==> flow/design.v <==
`timescale 1ns / 1ps
module judge(
	input [63:0]num,
	output [15:0] judge
    );
assign judge[0] = (num[3:0]==4'b0000)?1'b0:1'b1;	
assign judge[1] = (num[7:4]==4'b0000)?1'b0:1'b1;
assign judge[2] = (num[11:8]==4'b0000)?1'b0:1'b1;
assign judge[3] = (num[15:12]==4'b0000)?1'b0:1'b1;
assign judge[4] = (num[19:16]==4'b0000)?1'b0:1'b1;
assign judge[5] = (num[23:20]==4'b0000)?1'b0:1'b1;
assign judge[6] = (num[27:24]==4'b0000)?1'b0:1'b1;
assign judge[7] = (num[31:28]==4'b0000)?1'b0:1'b1;
assign judge[8] = (num[35:32]==4'b0000)?1'b0:1'b1;
assign judge[9] = (num[39:36]==4'b0000)?1'b0:1'b1;
assign judge[10] = (num[43:40]==4'b0000)?1'b0:1'b1;
assign judge[11] = (num[47:44]==4'b0000)?1'b0:1'b1;
assign judge[12] = (num[51:48]==4'b0000)?1'b0:1'b1;
assign judge[13] = (num[55:52]==4'b0000)?1'b0:1'b1;
assign judge[14] = (num[59:56]==4'b0000)?1'b0:1'b1;
assign judge[15] = (num[63:60]==4'b0000)?1'b0:1'b1;
endmodule
`timescale 1ns / 1ps
module GameModeEazy(
input wire clk,
input wire rst,
input wire load,
input wire [63:0] load_board,
input wire [3:0]btn,
input wire [3:0]mode,
output wire [63:0] num,
output wire [15:0] judge
    );
reg [63:0] num_reg; 
reg [63:0] num_reg_last;
reg [3:0]position_reg;
reg [1:0]count;
assign num = num_reg;
judge m0(.num(num),.judge(judge));
always @ (posedge clk)
if (rst) begin
	num_reg = 64'b0001000000000000000000000000000000000000000000000000000000010000;
	count = 2'b00;
end
else if (load) begin
	num_reg = load_board;
end
else if (mode==4'b0011) begin
	if (count==2'b11) count=2'b00; else count=count+1'b1;
	num_reg_last=num_reg;
		if (btn[0]==1)
		begin		
			if (num_reg[3:0]==4'b0000)
				begin
					num_reg[3:0]=num_reg[19:16];
					num_reg[19:16]=4'b0000;
				end
			if (num_reg[7:4]==4'b0000)
				begin
					num_reg[7:4]=num_reg[23:20];
					num_reg[23:20]=4'b0000;
				end	
			if (num_reg[11:8]==4'b0000)
				begin
					num_reg[11:8]=num_reg[27:24];
					num_reg[27:24]=4'b0000;
				end	
			if (num_reg[15:12]==4'b0000)
				begin
					num_reg[15:12]=num_reg[31:28];
					num_reg[31:28]=4'b0000;
				end	
			if (num_reg[19:16]==4'b0000)
				begin
					num_reg[19:16]=num_reg[35:32];
					num_reg[35:32]=4'b0000;
				end
			if (num_reg[23:20]==4'b0000)
				begin
					num_reg[23:20]=num_reg[39:36];
					num_reg[39:36]=4'b0000;
				end	
			if (num_reg[27:24]==4'b0000)
				begin
					num_reg[27:24]=num_reg[43:40];
					num_reg[43:40]=4'b0000;
				end	
			if (num_reg[31:28]==4'b0000)
				begin
					num_reg[31:28]=num_reg[47:44];
					num_reg[47:44]=4'b0000;
				end	
			if (num_reg[3:0]==4'b0000)
				begin
					num_reg[3:0]=num_reg[19:16];
					num_reg[19:16]=4'b0000;
				end
			if (num_reg[7:4]==4'b0000)
				begin
					num_reg[7:4]=num_reg[23:20];
					num_reg[23:20]=4'b0000;
				end	
			if (num_reg[11:8]==4'b0000)
				begin
					num_reg[11:8]=num_reg[27:24];
					num_reg[27:24]=4'b0000;
				end	
			if (num_reg[15:12]==4'b0000)
				begin
					num_reg[15:12]=num_reg[31:28];
					num_reg[31:28]=4'b0000;
				end	
			if (num_reg[35:32]==4'b0000)
				begin
					num_reg[35:32]=num_reg[51:48];
					num_reg[51:48]=4'b0000;
				end
			if (num_reg[39:36]==4'b0000)
				begin
					num_reg[39:36]=num_reg[55:52];
					num_reg[55:52]=4'b0000;
				end	
			if (num_reg[43:40]==4'b0000)
				begin
					num_reg[43:40]=num_reg[59:56];
					num_reg[59:56]=4'b0000;
				end	
			if (num_reg[47:44]==4'b0000)
				begin
					num_reg[47:44]=num_reg[63:60];
					num_reg[63:60]=4'b0000;
				end		
			if (num_reg[19:16]==4'b0000)
				begin
					num_reg[19:16]=num_reg[35:32];
					num_reg[35:32]=4'b0000;
				end
			if (num_reg[23:20]==4'b0000)
				begin
					num_reg[23:20]=num_reg[39:36];
					num_reg[39:36]=4'b0000;
				end	
			if (num_reg[27:24]==4'b0000)
				begin
					num_reg[27:24]=num_reg[43:40];
					num_reg[43:40]=4'b0000;
				end	
			if (num_reg[31:28]==4'b0000)
				begin
					num_reg[31:28]=num_reg[47:44];
					num_reg[47:44]=4'b0000;
				end	
			if (num_reg[3:0]==4'b0000)
				begin
					num_reg[3:0]=num_reg[19:16];
					num_reg[19:16]=4'b0000;
				end
			if (num_reg[7:4]==4'b0000)
				begin
					num_reg[7:4]=num_reg[23:20];
					num_reg[23:20]=4'b0000;
				end	
			if (num_reg[11:8]==4'b0000)
				begin
					num_reg[11:8]=num_reg[27:24];
					num_reg[27:24]=4'b0000;
				end	
			if (num_reg[15:12]==4'b0000)
				begin
					num_reg[15:12]=num_reg[31:28];
					num_reg[31:28]=4'b0000;
				end	
			if (num_reg[3:0]==num_reg[19:16] && num_reg[3:0]!=4'b0000)
				begin
					num_reg[3:0]=num_reg[3:0]+1'b1;
					num_reg[19:16]=4'b0000;
				end
			if (num_reg[7:4]==num_reg[23:20] && num_reg[7:4]!=4'b0000)
				begin
					num_reg[7:4]=num_reg[7:4]+1'b1;
					num_reg[23:20]=4'b0000;
				end	
			if (num_reg[11:8]==num_reg[27:24] && num_reg[11:8]!=4'b0000)
				begin
					num_reg[11:8]=num_reg[11:8]+1'b1;
					num_reg[27:24]=4'b0000;
				end	
			if (num_reg[15:12]==num_reg[31:28] && num_reg[15:12]!=4'b0000)
				begin
					num_reg[15:12]=num_reg[15:12]+1'b1;
					num_reg[31:28]=4'b0000;
				end	
			if (num_reg[35:32]==num_reg[19:16] && num_reg[35:32]!=4'b0000)
				begin
					num_reg[19:16]=num_reg[19:16]+1'b1;
					num_reg[35:32]=4'b0000;
				end
			if (num_reg[23:20]==num_reg[39:36] && num_reg[23:20]!=4'b000)
				begin
					num_reg[23:20]=num_reg[23:20]+1'b1;
					num_reg[39:36]=4'b0000;
				end	
			if (num_reg[43:40]==num_reg[27:24] && num_reg[43:40]!=4'b0000)
				begin
					num_reg[27:24]=num_reg[27:24]+1'b1;
					num_reg[43:40]=4'b0000;
				end	
			if (num_reg[47:44]==num_reg[31:28] && num_reg[47:44]!=4'b0000)
				begin
					num_reg[31:28]=num_reg[31:28]+1'b1;
					num_reg[47:44]=4'b0000;
				end	
			if (num_reg[35:32]==num_reg[51:48] && num_reg[35:32]!=4'b0000)
				begin
					num_reg[35:32]=num_reg[35:32]+1'b1;
					num_reg[51:48]=4'b0000;
				end
			if (num_reg[55:52]==num_reg[39:36] && num_reg[55:52]!=4'b0000) 
				begin
					num_reg[39:36]=num_reg[39:36]+1'b1;
					num_reg[55:52]=4'b0000;
				end	
			if (num_reg[43:40]==num_reg[59:56] && num_reg[43:40]!=4'b0000)
				begin
					num_reg[43:40]=num_reg[43:40]+1'b1;
					num_reg[59:56]=4'b0000;
				end	
			if (num_reg[47:44]==num_reg[63:60] && num_reg[47:44]!=4'b0000)
				begin
					num_reg[47:44]=num_reg[47:44]+1'b1;
					num_reg[63:60]=4'b0000;
				end		
			if (num_reg[3:0]==4'b0000)
				begin
					num_reg[3:0]=num_reg[19:16];
					num_reg[19:16]=4'b0000;
				end
			if (num_reg[7:4]==4'b0000)
				begin
					num_reg[7:4]=num_reg[23:20];
					num_reg[23:20]=4'b0000;
				end	
			if (num_reg[11:8]==4'b0000)
				begin
					num_reg[11:8]=num_reg[27:24];
					num_reg[27:24]=4'b0000;
				end	
			if (num_reg[15:12]==4'b0000)
				begin
					num_reg[15:12]=num_reg[31:28];
					num_reg[31:28]=4'b0000;
				end	
			if (num_reg[19:16]==4'b0000)
				begin
					num_reg[19:16]=num_reg[35:32];
					num_reg[35:32]=4'b0000;
				end
			if (num_reg[23:20]==4'b0000)
				begin
					num_reg[23:20]=num_reg[39:36];
					num_reg[39:36]=4'b0000;
				end	
			if (num_reg[27:24]==4'b0000)
				begin
					num_reg[27:24]=num_reg[43:40];
					num_reg[43:40]=4'b0000;
				end	
			if (num_reg[31:28]==4'b0000)
				begin
					num_reg[31:28]=num_reg[47:44];
					num_reg[47:44]=4'b0000;
				end	
			if (num_reg[3:0]==4'b0000)
				begin
					num_reg[3:0]=num_reg[19:16];
					num_reg[19:16]=4'b0000;
				end
			if (num_reg[7:4]==4'b0000)
				begin
					num_reg[7:4]=num_reg[23:20];
					num_reg[23:20]=4'b0000;
				end	
			if (num_reg[11:8]==4'b0000)
				begin
					num_reg[11:8]=num_reg[27:24];
					num_reg[27:24]=4'b0000;
				end	
			if (num_reg[15:12]==4'b0000)
				begin
					num_reg[15:12]=num_reg[31:28];
					num_reg[31:28]=4'b0000;
				end	
			if (num_reg[35:32]==4'b0000)
				begin
					num_reg[35:32]=num_reg[51:48];
					num_reg[51:48]=4'b0000;
				end
			if (num_reg[39:36]==4'b0000)
				begin
					num_reg[39:36]=num_reg[55:52];
					num_reg[55:52]=4'b0000;
				end	
			if (num_reg[43:40]==4'b0000)
				begin
					num_reg[43:40]=num_reg[59:56];
					num_reg[59:56]=4'b0000;
				end	
			if (num_reg[47:44]==4'b0000)
				begin
					num_reg[47:44]=num_reg[63:60];
					num_reg[63:60]=4'b0000;
				end		
			if (num_reg[19:16]==4'b0000)
				begin
					num_reg[19:16]=num_reg[35:32];
					num_reg[35:32]=4'b0000;
				end
			if (num_reg[23:20]==4'b0000)
				begin
					num_reg[23:20]=num_reg[39:36];
					num_reg[39:36]=4'b0000;
				end	
			if (num_reg[27:24]==4'b0000)
				begin
					num_reg[27:24]=num_reg[43:40];
					num_reg[43:40]=4'b0000;
				end	
			if (num_reg[31:28]==4'b0000)
				begin
					num_reg[31:28]=num_reg[47:44];
					num_reg[47:44]=4'b0000;
				end	
			if (num_reg[3:0]==4'b0000)
				begin
					num_reg[3:0]=num_reg[19:16];
					num_reg[19:16]=4'b0000;
				end
			if (num_reg[7:4]==4'b0000)
				begin
					num_reg[7:4]=num_reg[23:20];
					num_reg[23:20]=4'b0000;
				end	
			if (num_reg[11:8]==4'b0000)
				begin
					num_reg[11:8]=num_reg[27:24];
					num_reg[27:24]=4'b0000;
				end	
			if (num_reg[15:12]==4'b0000)
				begin
					num_reg[15:12]=num_reg[31:28];
					num_reg[31:28]=4'b0000;
				end	
			end		
	else if (btn[1]==1)
		begin	
			if (num_reg[51:48]==4'b0000)
				begin
					num_reg[51:48]=num_reg[35:32];
					num_reg[35:32]=4'b0000;
				end
			if (num_reg[55:52]==4'b0000)
				begin
					num_reg[55:52]=num_reg[39:36];
					num_reg[39:36]=4'b0000;
				end	
			if (num_reg[59:56]==4'b0000)
				begin
					num_reg[59:56]=num_reg[43:40];
					num_reg[43:40]=4'b0000;
				end	
			if (num_reg[63:60]==4'b0000)
				begin
					num_reg[63:60]=num_reg[47:44];
					num_reg[47:44]=4'b0000;
				end	
			if (num_reg[35:32]==4'b0000)
				begin
					num_reg[35:32]=num_reg[19:16];
					num_reg[19:16]=4'b0000;
				end
			if (num_reg[39:36]==4'b0000)
				begin
					num_reg[39:36]=num_reg[23:20];
					num_reg[23:20]=4'b0000;
				end	
			if (num_reg[43:40]==4'b0000)
				begin
					num_reg[43:40]=num_reg[27:24];
					num_reg[27:24]=4'b0000;
				end	
			if (num_reg[47:44]==4'b0000)
				begin
					num_reg[47:44]=num_reg[31:28];
					num_reg[31:28]=4'b0000;
				end	
			if (num_reg[51:48]==4'b0000)
				begin
					num_reg[51:48]=num_reg[35:32];
					num_reg[35:32]=4'b0000;
				end
			if (num_reg[55:52]==4'b0000)
				begin
					num_reg[55:52]=num_reg[39:36];
					num_reg[39:36]=4'b0000;
				end	
			if (num_reg[59:56]==4'b0000)
				begin
					num_reg[59:56]=num_reg[43:40];
					num_reg[43:40]=4'b0000;
				end	
			if (num_reg[63:60]==4'b0000)
				begin
					num_reg[63:60]=num_reg[47:44];
					num_reg[47:44]=4'b0000;
				end	
			if (num_reg[19:16]==4'b0000)
				begin
					num_reg[19:16]=num_reg[3:0];
					num_reg[3:0]=4'b0000;
				end
			if (num_reg[23:20]==4'b0000)
				begin
					num_reg[23:20]=num_reg[7:4];
					num_reg[7:4]=4'b0000;
				end	
			if (num_reg[27:24]==4'b0000)
				begin
					num_reg[27:24]=num_reg[11:8];
					num_reg[11:8]=4'b0000;
				end	
			if (num_reg[31:28]==4'b0000)
				begin
					num_reg[31:28]=num_reg[15:12];
					num_reg[15:12]=4'b0000;
				end		
			if (num_reg[35:32]==4'b0000)
				begin
					num_reg[35:32]=num_reg[19:16];
					num_reg[19:16]=4'b0000;
				end
			if (num_reg[39:36]==4'b0000)
				begin
					num_reg[39:36]=num_reg[23:20];
					num_reg[23:20]=4'b0000;
				end	
			if (num_reg[43:40]==4'b0000)
				begin
					num_reg[43:40]=num_reg[27:24];
					num_reg[27:24]=4'b0000;
				end	
			if (num_reg[47:44]==4'b0000)
				begin
					num_reg[47:44]=num_reg[31:28];
					num_reg[31:28]=4'b0000;
				end	
			if (num_reg[51:48]==4'b0000)
				begin
					num_reg[51:48]=num_reg[35:32];
					num_reg[35:32]=4'b0000;
				end
			if (num_reg[55:52]==4'b0000)
				begin
					num_reg[55:52]=num_reg[39:36];
					num_reg[39:36]=4'b0000;
				end	
			if (num_reg[59:56]==4'b0000)
				begin
					num_reg[59:56]=num_reg[43:40];
					num_reg[43:40]=4'b0000;
				end	
			if (num_reg[63:60]==4'b0000)
				begin
					num_reg[63:60]=num_reg[47:44];
					num_reg[47:44]=4'b0000;
				end	
			if (num_reg[51:48]==num_reg[35:32] && num_reg[51:48]!=4'b0000)
				begin
					num_reg[51:48]=num_reg[51:48]+1'b1;
					num_reg[35:32]=4'b0000;
				end
			if (num_reg[55:52]==num_reg[39:36] && num_reg[55:52]!=4'b0000)
				begin
					num_reg[55:52]=num_reg[55:52]+1'b1;
					num_reg[39:36]=4'b0000;
				end	
			if (num_reg[59:56]==num_reg[43:40] && num_reg[59:56]!=4'b0000)
				begin
					num_reg[59:56]=num_reg[59:56]+1'b1;
					num_reg[43:40]=4'b0000;
				end	
			if (num_reg[63:60]==num_reg[47:44] && num_reg[63:60]!=4'b0000)
				begin
					num_reg[63:60]=num_reg[63:60]+1'b1;
					num_reg[47:44]=4'b0000;
				end	
			if (num_reg[35:32]==num_reg[19:16] && num_reg[35:32]!=4'b0000)
				begin
					num_reg[35:32]=num_reg[35:32]+1'b1;
					num_reg[19:16]=4'b0000;
				end
			if (num_reg[39:36]==num_reg[23:20] && num_reg[39:36]!=4'b0000)
				begin
					num_reg[39:36]=num_reg[39:36]+1'b1;
					num_reg[23:20]=4'b0000;
				end	
			if (num_reg[43:40]==num_reg[27:24] && num_reg[43:40]!=4'b0000)
				begin
					num_reg[43:40]=num_reg[43:40]+1'b1;
					num_reg[27:24]=4'b0000;
				end	
			if (num_reg[47:44]==num_reg[31:28] && num_reg[47:44]!=4'b0000)
				begin
					num_reg[47:44]=num_reg[47:44]+1'b1;
					num_reg[31:28]=4'b0000;
				end	
			if (num_reg[19:16]==num_reg[3:0] && num_reg[19:16]!=4'b0000)
				begin
					num_reg[19:16]=num_reg[19:16]+1'b1;
					num_reg[3:0]=4'b0000;
				end
			if (num_reg[23:20]==num_reg[7:4] && num_reg[23:20]!=4'b0000)
				begin
					num_reg[23:20]=num_reg[23:20]+1'b1;
					num_reg[7:4]=4'b0000;
				end	
			if (num_reg[27:24]==num_reg[11:8] && num_reg[27:24]!=4'b0000)
				begin
					num_reg[27:24]=num_reg[27:24]+1'b1;
					num_reg[11:8]=4'b0000;
				end	
			if (num_reg[31:28]==num_reg[15:12] && num_reg[31:28]!=4'b0000)
				begin
					num_reg[31:28]=num_reg[31:28]+1'b1;
					num_reg[15:12]=4'b0000;
				end		
			if (num_reg[51:48]==4'b0000)
				begin
					num_reg[51:48]=num_reg[35:32];
					num_reg[35:32]=4'b0000;
				end
			if (num_reg[55:52]==4'b0000)
				begin
					num_reg[55:52]=num_reg[39:36];
					num_reg[39:36]=4'b0000;
				end	
			if (num_reg[59:56]==4'b0000)
				begin
					num_reg[59:56]=num_reg[43:40];
					num_reg[43:40]=4'b0000;
				end	
			if (num_reg[63:60]==4'b0000)
				begin
					num_reg[63:60]=num_reg[47:44];
					num_reg[47:44]=4'b0000;
				end	
			if (num_reg[35:32]==4'b0000)
				begin
					num_reg[35:32]=num_reg[19:16];
					num_reg[19:16]=4'b0000;
				end
			if (num_reg[39:36]==4'b0000)
				begin
					num_reg[39:36]=num_reg[23:20];
					num_reg[23:20]=4'b0000;
				end	
			if (num_reg[43:40]==4'b0000)
				begin
					num_reg[43:40]=num_reg[27:24];
					num_reg[27:24]=4'b0000;
				end	
			if (num_reg[47:44]==4'b0000)
				begin
					num_reg[47:44]=num_reg[31:28];
					num_reg[31:28]=4'b0000;
				end	
			if (num_reg[51:48]==4'b0000)
				begin
					num_reg[51:48]=num_reg[35:32];
					num_reg[35:32]=4'b0000;
				end
			if (num_reg[55:52]==4'b0000)
				begin
					num_reg[55:52]=num_reg[39:36];
					num_reg[39:36]=4'b0000;
				end	
			if (num_reg[59:56]==4'b0000)
				begin
					num_reg[59:56]=num_reg[43:40];
					num_reg[43:40]=4'b0000;
				end	
			if (num_reg[63:60]==4'b0000)
				begin
					num_reg[63:60]=num_reg[47:44];
					num_reg[47:44]=4'b0000;
				end	
			if (num_reg[19:16]==4'b0000)
				begin
					num_reg[19:16]=num_reg[3:0];
					num_reg[3:0]=4'b0000;
				end
			if (num_reg[23:20]==4'b0000)
				begin
					num_reg[23:20]=num_reg[7:4];
					num_reg[7:4]=4'b0000;
				end	
			if (num_reg[27:24]==4'b0000)
				begin
					num_reg[27:24]=num_reg[11:8];
					num_reg[11:8]=4'b0000;
				end	
			if (num_reg[31:28]==4'b0000)
				begin
					num_reg[31:28]=num_reg[15:12];
					num_reg[15:12]=4'b0000;
				end		
			if (num_reg[35:32]==4'b0000)
				begin
					num_reg[35:32]=num_reg[19:16];
					num_reg[19:16]=4'b0000;
				end
			if (num_reg[39:36]==4'b0000)
				begin
					num_reg[39:36]=num_reg[23:20];
					num_reg[23:20]=4'b0000;
				end	
			if (num_reg[43:40]==4'b0000)
				begin
					num_reg[43:40]=num_reg[27:24];
					num_reg[27:24]=4'b0000;
				end	
			if (num_reg[47:44]==4'b0000)
				begin
					num_reg[47:44]=num_reg[31:28];
					num_reg[31:28]=4'b0000;
				end	
			if (num_reg[51:48]==4'b0000)
				begin
					num_reg[51:48]=num_reg[35:32];
					num_reg[35:32]=4'b0000;
				end
			if (num_reg[55:52]==4'b0000)
				begin
					num_reg[55:52]=num_reg[39:36];
					num_reg[39:36]=4'b0000;
				end	
			if (num_reg[59:56]==4'b0000)
				begin
					num_reg[59:56]=num_reg[43:40];
					num_reg[43:40]=4'b0000;
				end	
			if (num_reg[63:60]==4'b0000)
				begin
					num_reg[63:60]=num_reg[47:44];
					num_reg[47:44]=4'b0000;
				end	
			end	
	else if(btn[2]==1)
	begin
			if (num_reg[3:0]==4'b0000)
				begin
					num_reg[3:0]=num_reg[7:4];
					num_reg[7:4]=4'b0000;
				end
			if (num_reg[19:16]==4'b0000)
				begin
					num_reg[19:16]=num_reg[23:20];
					num_reg[23:20]=4'b0000;
				end	
			if (num_reg[35:32]==4'b0000)
				begin
					num_reg[35:32]=num_reg[39:36];
					num_reg[39:36]=4'b0000;
				end	
			if (num_reg[51:48]==4'b0000)
				begin
					num_reg[51:48]=num_reg[55:52];
					num_reg[55:52]=4'b0000;
				end	
			if (num_reg[7:4]==4'b0000)
				begin
					num_reg[7:4]=num_reg[11:8];
					num_reg[11:8]=4'b0000;
				end
			if (num_reg[23:20]==4'b0000)
				begin
					num_reg[23:20]=num_reg[27:24];
					num_reg[27:24]=4'b0000;
				end	
			if (num_reg[39:36]==4'b0000)
				begin
					num_reg[39:36]=num_reg[43:40];
					num_reg[43:40]=4'b0000;
				end	
			if (num_reg[55:52]==4'b0000)
				begin
					num_reg[55:52]=num_reg[59:56];
					num_reg[59:56]=4'b0000;
				end	
			if (num_reg[3:0]==4'b0000)
				begin
					num_reg[3:0]=num_reg[7:4];
					num_reg[7:4]=4'b0000;
				end
			if (num_reg[19:16]==4'b0000)
				begin
					num_reg[19:16]=num_reg[23:20];
					num_reg[23:20]=4'b0000;
				end	
			if (num_reg[35:32]==4'b0000)
				begin
					num_reg[35:32]=num_reg[39:36];
					num_reg[39:36]=4'b0000;
				end	
			if (num_reg[51:48]==4'b0000)
				begin
					num_reg[51:48]=num_reg[55:52];
					num_reg[55:52]=4'b0000;
				end	
			if (num_reg[11:8]==4'b0000)
				begin
					num_reg[11:8]=num_reg[15:12];
					num_reg[15:12]=4'b0000;
				end
			if (num_reg[27:24]==4'b0000)
				begin
					num_reg[27:24]=num_reg[31:28];
					num_reg[31:28]=4'b0000;
				end	
			if (num_reg[43:40]==4'b0000)
				begin
					num_reg[43:40]=num_reg[47:44];
					num_reg[47:44]=4'b0000;
				end	
			if (num_reg[59:56]==4'b0000)
				begin
					num_reg[59:56]=num_reg[63:60];
					num_reg[63:60]=4'b0000;
				end		
			if (num_reg[7:4]==4'b0000)
				begin
					num_reg[7:4]=num_reg[11:8];
					num_reg[11:8]=4'b0000;
				end
			if (num_reg[23:20]==4'b0000)
				begin
					num_reg[23:20]=num_reg[27:24];
					num_reg[27:24]=4'b0000;
				end	
			if (num_reg[39:36]==4'b0000)
				begin
					num_reg[39:36]=num_reg[43:40];
					num_reg[43:40]=4'b0000;
				end	
			if (num_reg[55:52]==4'b0000)
				begin
					num_reg[55:52]=num_reg[59:56];
					num_reg[59:56]=4'b0000;
				end	
			if (num_reg[3:0]==4'b0000)
				begin
					num_reg[3:0]=num_reg[7:4];
					num_reg[7:4]=4'b0000;
				end
			if (num_reg[19:16]==4'b0000)
				begin
					num_reg[19:16]=num_reg[23:20];
					num_reg[23:20]=4'b0000;
				end	
			if (num_reg[35:32]==4'b0000)
				begin
					num_reg[35:32]=num_reg[39:36];
					num_reg[39:36]=4'b0000;
				end	
			if (num_reg[51:48]==4'b0000)
				begin
					num_reg[51:48]=num_reg[55:52];
					num_reg[55:52]=4'b0000;
				end	
			if (num_reg[3:0]==num_reg[7:4] && num_reg[3:0]!=4'b0000)
				begin
					num_reg[3:0]=num_reg[3:0]+1'b1;
					num_reg[7:4]=4'b0000;
				end
			if (num_reg[19:16]==num_reg[23:20] && num_reg[19:16]!=4'b0000)
				begin
					num_reg[19:16]=num_reg[19:16]+1'b1;
					num_reg[23:20]=4'b0000;
				end	
			if (num_reg[35:32]==num_reg[39:36] && num_reg[35:32]!=4'b0000)
				begin
					num_reg[35:32]=num_reg[35:32]+1'b1;
					num_reg[39:36]=4'b0000;
				end	
			if (num_reg[51:48]==num_reg[55:52] && num_reg[51:48]!=4'b0000)
				begin
					num_reg[51:48]=num_reg[51:48]+1'b1;
					num_reg[55:52]=4'b0000;
				end	
			if (num_reg[7:4]==num_reg[11:8] && num_reg[7:4]!=4'b0000)
				begin
					num_reg[7:4]=num_reg[7:4]+1'b1;
					num_reg[11:8]=4'b0000;
				end
			if (num_reg[23:20]==num_reg[27:24] && num_reg[23:20]!=4'b0000)
				begin
					num_reg[23:20]=num_reg[23:20]+1'b1;
					num_reg[27:24]=4'b0000;
				end	
			if (num_reg[39:36]==num_reg[43:40] && num_reg[39:36]!=4'b0000)
				begin
					num_reg[39:36]=num_reg[39:36]+1'b1;
					num_reg[43:40]=4'b0000;
				end	
			if (num_reg[55:52]==num_reg[59:56] && num_reg[55:52]!=4'b0000)
				begin
					num_reg[55:52]=num_reg[55:52]+1'b1;
					num_reg[59:56]=4'b0000;
				end	
			if (num_reg[11:8]==num_reg[15:12] && num_reg[11:8]!=4'b0000)
				begin
					num_reg[11:8]=num_reg[11:8]+1'b1;
					num_reg[15:12]=4'b0000;
				end
			if (num_reg[27:24]==num_reg[31:28] && num_reg[27:24]!=4'b0000)
				begin
					num_reg[27:24]=num_reg[27:24]+1'b1;
					num_reg[31:28]=4'b0000;
				end	
			if (num_reg[43:40]==num_reg[47:44] && num_reg[43:40]!=4'b0000)
				begin
					num_reg[43:40]=num_reg[43:40]+1'b1;
					num_reg[47:44]=4'b0000;
				end	
			if (num_reg[59:56]==num_reg[63:60] && num_reg[59:56]!=4'b0000)
				begin
					num_reg[59:56]=num_reg[59:56]+1'b1;
					num_reg[63:60]=4'b0000;
				end		
			if (num_reg[3:0]==4'b0000)
				begin
					num_reg[3:0]=num_reg[7:4];
					num_reg[7:4]=4'b0000;
				end
			if (num_reg[19:16]==4'b0000)
				begin
					num_reg[19:16]=num_reg[23:20];
					num_reg[23:20]=4'b0000;
				end	
			if (num_reg[35:32]==4'b0000)
				begin
					num_reg[35:32]=num_reg[39:36];
					num_reg[39:36]=4'b0000;
				end	
			if (num_reg[51:48]==4'b0000)
				begin
					num_reg[51:48]=num_reg[55:52];
					num_reg[55:52]=4'b0000;
				end	
			if (num_reg[7:4]==4'b0000)
				begin
					num_reg[7:4]=num_reg[11:8];
					num_reg[11:8]=4'b0000;
				end
			if (num_reg[23:20]==4'b0000)
				begin
					num_reg[23:20]=num_reg[27:24];
					num_reg[27:24]=4'b0000;
				end	
			if (num_reg[39:36]==4'b0000)
				begin
					num_reg[39:36]=num_reg[43:40];
					num_reg[43:40]=4'b0000;
				end	
			if (num_reg[55:52]==4'b0000)
				begin
					num_reg[55:52]=num_reg[59:56];
					num_reg[59:56]=4'b0000;
				end	
			if (num_reg[3:0]==4'b0000)
				begin
					num_reg[3:0]=num_reg[7:4];
					num_reg[7:4]=4'b0000;
				end
			if (num_reg[19:16]==4'b0000)
				begin
					num_reg[19:16]=num_reg[23:20];
					num_reg[23:20]=4'b0000;
				end	
			if (num_reg[35:32]==4'b0000)
				begin
					num_reg[35:32]=num_reg[39:36];
					num_reg[39:36]=4'b0000;
				end	
			if (num_reg[51:48]==4'b0000)
				begin
					num_reg[51:48]=num_reg[55:52];
					num_reg[55:52]=4'b0000;
				end	
			if (num_reg[11:8]==4'b0000)
				begin
					num_reg[11:8]=num_reg[15:12];
					num_reg[15:12]=4'b0000;
				end
			if (num_reg[27:24]==4'b0000)
				begin
					num_reg[27:24]=num_reg[31:28];
					num_reg[31:28]=4'b0000;
				end	
			if (num_reg[43:40]==4'b0000)
				begin
					num_reg[43:40]=num_reg[47:44];
					num_reg[47:44]=4'b0000;
				end	
			if (num_reg[59:56]==4'b0000)
				begin
					num_reg[59:56]=num_reg[63:60];
					num_reg[63:60]=4'b0000;
				end		
			if (num_reg[7:4]==4'b0000)
				begin
					num_reg[7:4]=num_reg[11:8];
					num_reg[11:8]=4'b0000;
				end
			if (num_reg[23:20]==4'b0000)
				begin
					num_reg[23:20]=num_reg[27:24];
					num_reg[27:24]=4'b0000;
				end	
			if (num_reg[39:36]==4'b0000)
				begin
					num_reg[39:36]=num_reg[43:40];
					num_reg[43:40]=4'b0000;
				end	
			if (num_reg[55:52]==4'b0000)
				begin
					num_reg[55:52]=num_reg[59:56];
					num_reg[59:56]=4'b0000;
				end	
			if (num_reg[3:0]==4'b0000)
				begin
					num_reg[3:0]=num_reg[7:4];
					num_reg[7:4]=4'b0000;
				end
			if (num_reg[19:16]==4'b0000)
				begin
					num_reg[19:16]=num_reg[23:20];
					num_reg[23:20]=4'b0000;
				end	
			if (num_reg[35:32]==4'b0000)
				begin
					num_reg[35:32]=num_reg[39:36];
					num_reg[39:36]=4'b0000;
				end	
			if (num_reg[51:48]==4'b0000)
				begin
					num_reg[51:48]=num_reg[55:52];
					num_reg[55:52]=4'b0000;
				end	
		end	
	else if(btn[3]==1)
	begin		
			if (num_reg[15:12]==4'b0000)
				begin
					num_reg[15:12]=num_reg[11:8];
					num_reg[11:8]=4'b0000;
				end
			if (num_reg[31:28]==4'b0000)
				begin
					num_reg[31:28]=num_reg[27:24];
					num_reg[27:24]=4'b0000;
				end	
			if (num_reg[47:44]==4'b0000)
				begin
					num_reg[47:44]=num_reg[43:40];
					num_reg[43:40]=4'b0000;
				end	
			if (num_reg[63:60]==4'b0000)
				begin
					num_reg[63:60]=num_reg[59:56];
					num_reg[59:56]=4'b0000;
				end	
			if (num_reg[11:8]==4'b0000)
				begin
					num_reg[11:8]=num_reg[7:4];
					num_reg[7:4]=4'b0000;
				end
			if (num_reg[27:24]==4'b0000)
				begin
					num_reg[27:24]=num_reg[23:20];
					num_reg[23:20]=4'b0000;
				end	
			if (num_reg[43:40]==4'b0000)
				begin
					num_reg[43:40]=num_reg[39:36];
					num_reg[39:36]=4'b0000;
				end	
			if (num_reg[59:56]==4'b0000)
				begin
					num_reg[59:56]=num_reg[55:52];
					num_reg[55:52]=4'b0000;
				end	
			if (num_reg[15:12]==4'b0000)
				begin
					num_reg[15:12]=num_reg[11:8];
					num_reg[11:8]=4'b0000;
				end
			if (num_reg[31:28]==4'b0000)
				begin
					num_reg[31:28]=num_reg[27:24];
					num_reg[27:24]=4'b0000;
				end	
			if (num_reg[47:44]==4'b0000)
				begin
					num_reg[47:44]=num_reg[43:40];
					num_reg[43:40]=4'b0000;
				end	
			if (num_reg[63:60]==4'b0000)
				begin
					num_reg[63:60]=num_reg[59:56];
					num_reg[59:56]=4'b0000;
				end	
			if (num_reg[7:4]==4'b0000)
				begin
					num_reg[7:4]=num_reg[3:0];
					num_reg[3:0]=4'b0000;
				end
			if (num_reg[23:20]==4'b0000)
				begin
					num_reg[23:20]=num_reg[19:16];
					num_reg[19:16]=4'b0000;
				end	
			if (num_reg[39:36]==4'b0000)
				begin
					num_reg[39:36]=num_reg[35:32];
					num_reg[35:32]=4'b0000;
				end	
			if (num_reg[55:52]==4'b0000)
				begin
					num_reg[55:52]=num_reg[51:48];
					num_reg[51:48]=4'b0000;
				end		
			if (num_reg[11:8]==4'b0000)
				begin
					num_reg[11:8]=num_reg[7:4];
					num_reg[7:4]=4'b0000;
				end
			if (num_reg[27:24]==4'b0000)
				begin
					num_reg[27:24]=num_reg[23:20];
					num_reg[23:20]=4'b0000;
				end	
			if (num_reg[43:40]==4'b0000)
				begin
					num_reg[43:40]=num_reg[39:36];
					num_reg[39:36]=4'b0000;
				end	
			if (num_reg[59:56]==4'b0000)
				begin
					num_reg[59:56]=num_reg[55:52];
					num_reg[55:52]=4'b0000;
				end	
			if (num_reg[15:12]==4'b0000)
				begin
					num_reg[15:12]=num_reg[11:8];
					num_reg[11:8]=4'b0000;
				end
			if (num_reg[31:28]==4'b0000)
				begin
					num_reg[31:28]=num_reg[27:24];
					num_reg[27:24]=4'b0000;
				end	
			if (num_reg[47:44]==4'b0000)
				begin
					num_reg[47:44]=num_reg[43:40];
					num_reg[43:40]=4'b0000;
				end	
			if (num_reg[63:60]==4'b0000)
				begin
					num_reg[63:60]=num_reg[59:56];
					num_reg[59:56]=4'b0000;
				end	
			if (num_reg[15:12]==num_reg[11:8] && num_reg[15:12]!=4'b0000)
				begin
					num_reg[15:12]=num_reg[15:12]+1'b1;
					num_reg[11:8]=4'b0000;
				end
			if (num_reg[31:28]==num_reg[27:24] && num_reg[31:28]!=4'b0000)
				begin
					num_reg[31:28]=num_reg[31:28]+1'b1;
					num_reg[27:24]=4'b0000;
				end	
			if (num_reg[47:44]==num_reg[43:40] && num_reg[47:44]!=4'b0000)
				begin
					num_reg[47:44]=num_reg[47:44]+1'b1;
					num_reg[43:40]=4'b0000;
				end	
			if (num_reg[63:60]==num_reg[59:56] && num_reg[63:60]!=4'b0000)
				begin
					num_reg[63:60]=num_reg[63:60]+1'b1;
					num_reg[59:56]=4'b0000;
				end	
			if (num_reg[11:8]==num_reg[7:4] && num_reg[11:8]!=4'b0000)
				begin
					num_reg[11:8]=num_reg[11:8]+1'b1;
					num_reg[7:4]=4'b0000;
				end
			if (num_reg[27:24]==num_reg[23:20] && num_reg[27:24]!=4'b0000)
				begin
					num_reg[27:24]=num_reg[27:24]+1'b1;
					num_reg[23:20]=4'b0000;
				end	
			if (num_reg[43:40]==num_reg[39:36] && num_reg[43:40]!=4'b0000)
				begin
					num_reg[43:40]=num_reg[43:40]+1'b1;
					num_reg[39:36]=4'b0000;
				end	
			if (num_reg[59:56]==num_reg[55:52] && num_reg[59:56]!=4'b0000)
				begin
					num_reg[59:56]=num_reg[59:56]+1'b1;
					num_reg[55:52]=4'b0000;
				end	
			if (num_reg[7:4]==num_reg[3:0] && num_reg[7:4]!=4'b0000)
				begin
					num_reg[7:4]=num_reg[7:4]+1'b1;
					num_reg[3:0]=4'b0000;
				end
			if (num_reg[23:20]==num_reg[19:16] && num_reg[23:20]!=4'b0000)
				begin
					num_reg[23:20]=num_reg[23:20]+1'b1;
					num_reg[19:16]=4'b0000;
				end	
			if (num_reg[39:36]==num_reg[35:32] && num_reg[39:36]!=4'b0000)
				begin
					num_reg[39:36]=num_reg[39:36]+1'b1;
					num_reg[35:32]=4'b0000;
				end	
			if (num_reg[55:52]==num_reg[51:48] && num_reg[55:52]!=4'b0000)
				begin
					num_reg[55:52]=num_reg[55:52]+1'b1;
					num_reg[51:48]=4'b0000;
				end		
			if (num_reg[15:12]==4'b0000)
				begin
					num_reg[15:12]=num_reg[11:8];
					num_reg[11:8]=4'b0000;
				end
			if (num_reg[31:28]==4'b0000)
				begin
					num_reg[31:28]=num_reg[27:24];
					num_reg[27:24]=4'b0000;
				end	
			if (num_reg[47:44]==4'b0000)
				begin
					num_reg[47:44]=num_reg[43:40];
					num_reg[43:40]=4'b0000;
				end	
			if (num_reg[63:60]==4'b0000)
				begin
					num_reg[63:60]=num_reg[59:56];
					num_reg[59:56]=4'b0000;
				end	
			if (num_reg[11:8]==4'b0000)
				begin
					num_reg[11:8]=num_reg[7:4];
					num_reg[7:4]=4'b0000;
				end
			if (num_reg[27:24]==4'b0000)
				begin
					num_reg[27:24]=num_reg[23:20];
					num_reg[23:20]=4'b0000;
				end	
			if (num_reg[43:40]==4'b0000)
				begin
					num_reg[43:40]=num_reg[39:36];
					num_reg[39:36]=4'b0000;
				end	
			if (num_reg[59:56]==4'b0000)
				begin
					num_reg[59:56]=num_reg[55:52];
					num_reg[55:52]=4'b0000;
				end	
			if (num_reg[15:12]==4'b0000)
				begin
					num_reg[15:12]=num_reg[11:8];
					num_reg[11:8]=4'b0000;
				end
			if (num_reg[31:28]==4'b0000)
				begin
					num_reg[31:28]=num_reg[27:24];
					num_reg[27:24]=4'b0000;
				end	
			if (num_reg[47:44]==4'b0000)
				begin
					num_reg[47:44]=num_reg[43:40];
					num_reg[43:40]=4'b0000;
				end	
			if (num_reg[63:60]==4'b0000)
				begin
					num_reg[63:60]=num_reg[59:56];
					num_reg[59:56]=4'b0000;
				end	
			if (num_reg[7:4]==4'b0000)
				begin
					num_reg[7:4]=num_reg[3:0];
					num_reg[3:0]=4'b0000;
				end
			if (num_reg[23:20]==4'b0000)
				begin
					num_reg[23:20]=num_reg[19:16];
					num_reg[19:16]=4'b0000;
				end	
			if (num_reg[39:36]==4'b0000)
				begin
					num_reg[39:36]=num_reg[35:32];
					num_reg[35:32]=4'b0000;
				end	
			if (num_reg[55:52]==4'b0000)
				begin
					num_reg[55:52]=num_reg[51:48];
					num_reg[51:48]=4'b0000;
				end		
			if (num_reg[11:8]==4'b0000)
				begin
					num_reg[11:8]=num_reg[7:4];
					num_reg[7:4]=4'b0000;
				end
			if (num_reg[27:24]==4'b0000)
				begin
					num_reg[27:24]=num_reg[23:20];
					num_reg[23:20]=4'b0000;
				end	
			if (num_reg[43:40]==4'b0000)
				begin
					num_reg[43:40]=num_reg[39:36];
					num_reg[39:36]=4'b0000;
				end	
			if (num_reg[59:56]==4'b0000)
				begin
					num_reg[59:56]=num_reg[55:52];
					num_reg[55:52]=4'b0000;
				end	
			if (num_reg[15:12]==4'b0000)
				begin
					num_reg[15:12]=num_reg[11:8];
					num_reg[11:8]=4'b0000;
				end
			if (num_reg[31:28]==4'b0000)
				begin
					num_reg[31:28]=num_reg[27:24];
					num_reg[27:24]=4'b0000;
				end	
			if (num_reg[47:44]==4'b0000)
				begin
					num_reg[47:44]=num_reg[43:40];
					num_reg[43:40]=4'b0000;
				end	
			if (num_reg[63:60]==4'b0000)
				begin
					num_reg[63:60]=num_reg[59:56];
					num_reg[59:56]=4'b0000;
				end	
		end	
		if (num_reg !=num_reg_last) begin
		if (count==2'b00) position_reg=4'b0000;
		if (count==2'b01) position_reg=4'b0101;
		if (count==2'b10) position_reg=4'b1010;
		if (count==2'b11) position_reg=4'b1111;
		if (num_reg[4*position_reg+3]!=0 || num_reg[4*position_reg+2]!=0 || num_reg[4*position_reg+1]!=0 ||num_reg[4*position_reg]!=0) position_reg=(position_reg==4'b1111)?4'b0000:position_reg+1'b1;
		if (num_reg[4*position_reg+3]!=0 || num_reg[4*position_reg+2]!=0 || num_reg[4*position_reg+1]!=0 ||num_reg[4*position_reg]!=0) position_reg=(position_reg==4'b1111)?4'b0000:position_reg+1'b1;
		if (num_reg[4*position_reg+3]!=0 || num_reg[4*position_reg+2]!=0 || num_reg[4*position_reg+1]!=0 ||num_reg[4*position_reg]!=0) position_reg=(position_reg==4'b1111)?4'b0000:position_reg+1'b1;
		if (num_reg[4*position_reg+3]!=0 || num_reg[4*position_reg+2]!=0 || num_reg[4*position_reg+1]!=0 ||num_reg[4*position_reg]!=0) position_reg=(position_reg==4'b1111)?4'b0000:position_reg+1'b1;
		if (num_reg[4*position_reg+3]!=0 || num_reg[4*position_reg+2]!=0 || num_reg[4*position_reg+1]!=0 ||num_reg[4*position_reg]!=0) position_reg=(position_reg==4'b1111)?4'b0000:position_reg+1'b1;
		if (num_reg[4*position_reg+3]!=0 || num_reg[4*position_reg+2]!=0 || num_reg[4*position_reg+1]!=0 ||num_reg[4*position_reg]!=0) position_reg=(position_reg==4'b1111)?4'b0000:position_reg+1'b1;
		if (num_reg[4*position_reg+3]!=0 || num_reg[4*position_reg+2]!=0 || num_reg[4*position_reg+1]!=0 ||num_reg[4*position_reg]!=0) position_reg=(position_reg==4'b1111)?4'b0000:position_reg+1'b1;
		if (num_reg[4*position_reg+3]!=0 || num_reg[4*position_reg+2]!=0 || num_reg[4*position_reg+1]!=0 ||num_reg[4*position_reg]!=0) position_reg=(position_reg==4'b1111)?4'b0000:position_reg+1'b1;
		if (num_reg[4*position_reg+3]!=0 || num_reg[4*position_reg+2]!=0 || num_reg[4*position_reg+1]!=0 ||num_reg[4*position_reg]!=0) position_reg=(position_reg==4'b1111)?4'b0000:position_reg+1'b1;
		if (num_reg[4*position_reg+3]!=0 || num_reg[4*position_reg+2]!=0 || num_reg[4*position_reg+1]!=0 ||num_reg[4*position_reg]!=0) position_reg=(position_reg==4'b1111)?4'b0000:position_reg+1'b1;
		if (num_reg[4*position_reg+3]!=0 || num_reg[4*position_reg+2]!=0 || num_reg[4*position_reg+1]!=0 ||num_reg[4*position_reg]!=0) position_reg=(position_reg==4'b1111)?4'b0000:position_reg+1'b1;
		if (num_reg[4*position_reg+3]!=0 || num_reg[4*position_reg+2]!=0 || num_reg[4*position_reg+1]!=0 ||num_reg[4*position_reg]!=0) position_reg=(position_reg==4'b1111)?4'b0000:position_reg+1'b1;
		if (num_reg[4*position_reg+3]!=0 || num_reg[4*position_reg+2]!=0 || num_reg[4*position_reg+1]!=0 ||num_reg[4*position_reg]!=0) position_reg=(position_reg==4'b1111)?4'b0000:position_reg+1'b1;
		if (num_reg[4*position_reg+3]!=0 || num_reg[4*position_reg+2]!=0 || num_reg[4*position_reg+1]!=0 ||num_reg[4*position_reg]!=0) position_reg=(position_reg==4'b1111)?4'b0000:position_reg+1'b1;
		if (num_reg[4*position_reg+3]!=0 || num_reg[4*position_reg+2]!=0 || num_reg[4*position_reg+1]!=0 ||num_reg[4*position_reg]!=0) position_reg=(position_reg==4'b1111)?4'b0000:position_reg+1'b1;
		if (num_reg[4*position_reg+3]!=0 || num_reg[4*position_reg+2]!=0 || num_reg[4*position_reg+1]!=0 ||num_reg[4*position_reg]!=0) position_reg=(position_reg==4'b1111)?4'b0000:position_reg+1'b1;
		if (num_reg[3:0]>4'b0111 || num_reg[7:4]>4'b0111 || num_reg[11:8]>4'b0111 || num_reg[15:12]>4'b0111 || 
			 num_reg[19:16]>4'b0111 || num_reg[23:20]>4'b0111 || num_reg[27:24]>4'b0111 || num_reg[31:28]>4'b0111 ||
			 num_reg[35:32]>4'b0111 || num_reg[39:36]>4'b0111 || num_reg[43:40]>4'b0111 || num_reg[47:44]>4'b0111 ||
			 num_reg[51:48]>4'b0111 || num_reg[55:52]>4'b0111 || num_reg[59:56]>4'b0111 || num_reg[63:60]>4'b0111)
		num_reg[4*position_reg +: 4]=4'b0010;
		else
		num_reg[4*position_reg +: 4]=4'b0001;
	end	
end	
endmodule
---- From RTL to reports: GameModeEazy ----
The steps from the RTL of GameModeEazy to its reports follow in flow order.
Lines are those of the file above, counted from 1.
A cell with n/a has no value.
set-up
  design top .............................. GameModeEazy
  clock port .............................. clk
  cell library ............................ sky130hd
  corner .................................. tt_025C_1v80

---- Word-level counts ----
Counts by Yosys on the flattened word-level netlist (proc, flatten, opt, wreduce; memories kept). Register bits leave out memories and registers merged into their read ports (data or address). Print and check cells are left out. Cells with the same type and inputs are merged into one.
bit counts
  bits of input ports ..................... 75
  output and inout bits ................... 80
  register bits ........................... 70
operators by class
  shift operators ......................... 67
  $lt $le $gt $ge ......................... 16
  reduce/logical cells .................... 355
  bitwise logic cells ..................... 6
  add/subtract/negate cells ............... 114
  eq/ne operators ......................... 70
  mux-type cells .......................... 2260
operators with widths
  cell                                                               count
  4-bit 2-to-1 mux                                                   2228
  64-bit by 8-bit indexed select with 1-bit output                   48
  64-bit by 7-bit indexed select with 1-bit output                   16
  4-bit logical NOT                                                  192
  4-bit by 1-bit adder with 4-bit output with constant B             64
  64-bit 2-to-1 mux                                                  4
  6-bit by 2-bit adder with 7-bit output with constant B             32
  4-bit equality test                                                48
  4-bit nonzero test                                                 48
  64-bit OR                                                          2
  6-bit by 1-bit adder with 7-bit output with constant B             16
  1-bit by 33-bit variable shift with 64-bit output with constant A  1
  2-bit by 33-bit variable shift with 64-bit output with constant A  1
  4-bit by 3-bit > comparator with 1-bit output with constant B      16
  4-bit by 33-bit variable shift with 64-bit output with constant A  1
  4-bit equality test with constant B                                16
  64-bit inequality test                                             1
  64-bit bitwise AND                                                 1
  64-bit NOT                                                         1
  8-bit 2-to-1 mux                                                   8
  1-bit logical OR                                                   63
  1-bit logical AND                                                  48
  6-bit negator with 33-bit output                                   1
  1-bit 2-to-1 mux                                                   16
  2-bit 2-to-1 mux                                                   4
  2-bit equality test with constant B                                3
  4-bit by 2-bit equality test with 1-bit output with constant B     1
  4-bit AND reduction                                                1
Other operator kinds: 6; their cells: 7.

---- Logic depth ----
Depth = most cells in a row (Yosys ltp): at word level without a register or memory, in the mapped netlist without a sequential cell, where the memories' decode and read muxes count.
depth
  depth in word-level cells ............... 245
  ABC_AREA ................................ 1
  depth in mapped cells ................... 184
  depth with buffers taken out ............ 179

---- Mapped cells and area ----
The flow's flattened synthesis, as Yosys stat reports it; memories are mapped. The netlist is that of the ABC_AREA named above (0 if unset); the other value can give another one.
mapped netlist
  buffer cells ............................ 168
  flip-flops .............................. 69
  cells in the netlist .................... 6909
  synthesis area .......................... 36363.6 sq um
cells by type
  cell                      count  area in all (sq um)
  sky130_fd_sc_hd__nand2_1  2423   9.09E+03
  sky130_fd_sc_hd__nand3_1  1031   5.16E+03
  sky130_fd_sc_hd__inv_1    718    2.7E+03
  sky130_fd_sc_hd__nor2_1   489    1835.51
  sky130_fd_sc_hd__nand2_2  268    1.68E+03
  sky130_fd_sc_hd__ha_1     112    1.4E+03
  sky130_fd_sc_hd__dfxtp_1  66     1.32E+03
  sky130_fd_sc_hd__xor2_1   139    1.22E+03
  sky130_fd_sc_hd__nand3_2  119    1.19E+03
  sky130_fd_sc_hd__o21ai_0  184    920.883
  sky130_fd_sc_hd__nand2_4  79     889.603
  sky130_fd_sc_hd__nand4_1  138    863.328
  sky130_fd_sc_hd__o21ai_1  165    825.792
  sky130_fd_sc_hd__a21oi_1  143    715.686
  sky130_fd_sc_hd__nor2_2   105    656.88
  sky130_fd_sc_hd__buf_6    44     495.475
  sky130_fd_sc_hd__nand3_4  23     402.886
  sky130_fd_sc_hd__inv_2    101    379.114
Other cell types: 59; their cells: 562.

---- Timing after synthesis ----
Path of least setup slack by OpenSTA after synthesis, without wires, with an ideal clock, recovery checks aside; 20% of the period is set as input and as output delay. Where synthesis merged equal registers, the netlist keeps one of their names.
timing path after synthesis
  path type ............................... input -> register
  from .................................... input port btn[3]
  to ...................................... register num_reg[20]
  required time ........................... 27.875 ns
  time at the first pin ................... 5.600 ns
  arrival time ............................ 19.531 ns
  stages on the path ...................... 131
  external input delay .................... 5.600 ns
  clock period ............................ 28.0 ns
  setup slack ............................. 8.344 ns
  buffers on the path ..................... 8
  delay of the path ....................... 14.056 ns
  synthesis period reached ................ 19.656 ns
"delay of the path" = arrival - input delay + setup time.
"stages on the path": output pins that drive a net of the path, with the launching flip-flop's if there is one; two outputs of one cell count as two.
"synthesis period reached" = period - worst setup slack (recovery checks aside). The figure is calculated, with input and output delays left at 20% of the set period.
At most two assigning lines are given for a register; there are more.
Where a signal picks the word or bit written, the line may be left out of the assigning lines.
on the way, after synthesis
  cells stage by stage .................... sky130_fd_sc_hd__clkbuf_8 -> sky130_fd_sc_hd__inv_1 -> sky130_fd_sc_hd__buf_6 -> sky130_fd_sc_hd__dlygate4sd3_1 -> sky130_fd_sc_hd__o21ai_0 -> sky130_fd_sc_hd__o31ai_1 -> sky130_fd_sc_hd__nand2_1 -> sky130_fd_sc_hd__nand3_1 -> sky130_fd_sc_hd__nand2_4 -> sky130_fd_sc_hd__a21oi_1 -> sky130_fd_sc_hd__a21oi_1 -> sky130_fd_sc_hd__nand3_1 -> sky130_fd_sc_hd__nand3_2 -> sky130_fd_sc_hd__nand2_8 -> sky130_fd_sc_hd__nand2_4 -> sky130_fd_sc_hd__xor2_4 -> sky130_fd_sc_hd__inv_2 -> sky130_fd_sc_hd__nand3_2 -> (+95 left out) -> sky130_fd_sc_hd__o21ai_1 -> sky130_fd_sc_hd__inv_1 -> sky130_fd_sc_hd__nand3_2 -> sky130_fd_sc_hd__nand3_1 -> sky130_fd_sc_hd__nand2_1 -> sky130_fd_sc_hd__inv_2 -> sky130_fd_sc_hd__nand3_1 -> sky130_fd_sc_hd__inv_1 -> sky130_fd_sc_hd__ha_1 -> sky130_fd_sc_hd__inv_1 -> sky130_fd_sc_hd__nor3_4 -> sky130_fd_sc_hd__and2_1 -> sky130_fd_sc_hd__buf_6 -> sky130_fd_sc_hd__nand2_2 -> sky130_fd_sc_hd__nand2_1 -> sky130_fd_sc_hd__nand2_1 -> sky130_fd_sc_hd__a21oi_1 -> sky130_fd_sc_hd__nor2_1
RTL lines, path after synthesis
  element          RTL line  source
  start, declared  29        input wire [3:0]btn,
  end, assigned    46        num_reg = load_board;
  end, assigned    80        num_reg[23:20]=num_reg[39:36];
  end, declared    34        reg [63:0] num_reg;
Chain of elaborated cells between the ends: none given.

---- Worst path after layout ----
Path of least setup slack in the final report of stored run 1 (OpenROAD, finished layout, wires in). Where an end is a register, its clock arrival counts in the times.
timing path after layout
  path type ............................... input -> register
  from .................................... input port btn[2]
  to ...................................... register num_reg[42]
  time at the first pin ................... 4.78 ns
  buffers on the path ..................... 6
  required time ........................... 24.17 ns
  external input delay .................... 4.78 ns
  clock period ............................ 23.9 ns
  stages on the path ...................... 119
  arrival time ............................ 20.40 ns
  setup slack ............................. 3.77 ns
At most two assigning lines are given for a register; there are more.
Where a signal picks the word or bit written, the line may be left out of the assigning lines.
on the way, after layout
  cells stage by stage .................... sky130_fd_sc_hd__buf_12 -> sky130_fd_sc_hd__buf_16 -> sky130_fd_sc_hd__clkinv_16 -> sky130_fd_sc_hd__buf_16 -> sky130_fd_sc_hd__o211ai_1 -> sky130_fd_sc_hd__o21ai_1 -> sky130_fd_sc_hd__nand2_1 -> sky130_fd_sc_hd__nand2_1 -> sky130_fd_sc_hd__nand2_2 -> sky130_fd_sc_hd__buf_4 -> sky130_fd_sc_hd__nand2_1 -> sky130_fd_sc_hd__nor3_2 -> sky130_fd_sc_hd__inv_2 -> sky130_fd_sc_hd__nand2_1 -> sky130_fd_sc_hd__nand3_1 -> sky130_fd_sc_hd__nand3_2 -> sky130_fd_sc_hd__nand3_4 -> sky130_fd_sc_hd__nand2_8 -> (+83 left out) -> sky130_fd_sc_hd__nand2_8 -> sky130_fd_sc_hd__nand2_2 -> sky130_fd_sc_hd__nand3_2 -> sky130_fd_sc_hd__nand3_2 -> sky130_fd_sc_hd__nand3_4 -> sky130_fd_sc_hd__nand2_4 -> sky130_fd_sc_hd__nand2_4 -> sky130_fd_sc_hd__nand2_4 -> sky130_fd_sc_hd__ha_4 -> sky130_fd_sc_hd__nand3_4 -> sky130_fd_sc_hd__nor2_4 -> sky130_fd_sc_hd__nor2_4 -> sky130_fd_sc_hd__nand4_1 -> sky130_fd_sc_hd__nor2_4 -> sky130_fd_sc_hd__nand2_4 -> sky130_fd_sc_hd__buf_4 -> sky130_fd_sc_hd__a31oi_1 -> sky130_fd_sc_hd__nor2_1
RTL lines, path after layout
  element          RTL line  source
  start, declared  29        input wire [3:0]btn,
  end, assigned    46        num_reg = load_board;
  end, assigned    125       num_reg[43:40]=num_reg[59:56];
  end, declared    34        reg [63:0] num_reg;
Chain of elaborated cells between the ends: none given.

Memo
Re: implementation data of GameModeEazy

Measured data: module GameModeEazy, platform sky130hd, 2 stored runs of the flow under differing settings, order arbitrary. Input and output delays are each 20% of the period that was set; the output load is 0.01 pF.

Flow files of stored run 1
==> flow/run.sh <==
#!/bin/bash
# the make line also repeats the synthesis and layout settings of config.mk as NAME=value (left out here)
make -C /OpenROAD-flow-scripts/flow DESIGN_CONFIG=/design/flow/config.mk WORK_HOME=/design/flow/orfs CLKGATE_MAP_FILE= finish
==> flow/config.mk <==
export PLATFORM = sky130hd
export DESIGN_NAME = GameModeEazy
export DESIGN_NICKNAME = GameModeEazy
export VERILOG_FILES = /design/flow/design.v
export SDC_FILE = /design/flow/constraint.sdc
export NUM_CORES = 4
export LEC_CHECK = 0
export ABC_AREA = 1
export CAP_MARGIN = 25
export CELL_PAD_IN_SITES_DETAIL_PLACEMENT = 1
export CORE_ASPECT_RATIO = 1.53
export CORE_MARGIN = 2
export CORE_UTILIZATION = 30
export CTS_CLUSTER_DIAMETER = 221
export GPL_ROUTABILITY_DRIVEN = 0
export GPL_TIMING_DRIVEN = 1
export HOLD_SLACK_MARGIN = 0.11
export MAX_ROUTING_LAYER = met4
export PLACE_DENSITY_LB_ADDON = 0.09
export SETUP_SLACK_MARGIN = 5.0
export SLEW_MARGIN = 40
==> flow/constraint.sdc <==
create_clock -name core_clock -period 23.9 [get_ports {clk}]
set_input_delay 4.7800 -clock core_clock [delete_from_list [all_inputs] [get_ports {clk}]]
set_output_delay 4.7800 -clock core_clock [all_outputs]
set_load 0.01 [all_outputs]

report of stored run 1
yosys chip area after synthesis (um^2): 36363.6
finish__design__die__area: 124076.0
finish__design__instance__utilization: 0.4168
finish__timing__setup__ws: 3.771
finish__timing__setup__tns: 0.000

Flow files of stored run 2
==> flow/run.sh <==
#!/bin/bash
# the make line also repeats the synthesis and layout settings of config.mk as NAME=value (left out here)
make -C /OpenROAD-flow-scripts/flow DESIGN_CONFIG=/design/flow/config.mk WORK_HOME=/design/flow/orfs CLKGATE_MAP_FILE= finish
==> flow/config.mk <==
export PLATFORM = sky130hd
export DESIGN_NAME = GameModeEazy
export DESIGN_NICKNAME = GameModeEazy
export VERILOG_FILES = /design/flow/design.v
export SDC_FILE = /design/flow/constraint.sdc
export NUM_CORES = 4
export LEC_CHECK = 0
export ABC_AREA = 1
export CAP_MARGIN = 20
export CELL_PAD_IN_SITES_GLOBAL_PLACEMENT = 3
export CORE_MARGIN = 6
export CORE_UTILIZATION = 46
export CTS_CLUSTER_DIAMETER = 105
export CTS_CLUSTER_SIZE = 53
export GPL_ROUTABILITY_DRIVEN = 1
export GPL_TIMING_DRIVEN = 0
export MAX_ROUTING_LAYER = met4
export PLACE_DENSITY_LB_ADDON = 0.14
export SETUP_SLACK_MARGIN = 5.0
export SLEW_MARGIN = 20
==> flow/constraint.sdc <==
create_clock -name core_clock -period 21.9 [get_ports {clk}]
set_input_delay 4.3800 -clock core_clock [delete_from_list [all_inputs] [get_ports {clk}]]
set_output_delay 4.3800 -clock core_clock [all_outputs]
set_load 0.01 [all_outputs]

report of stored run 2: did not finish, place, FLW-0024
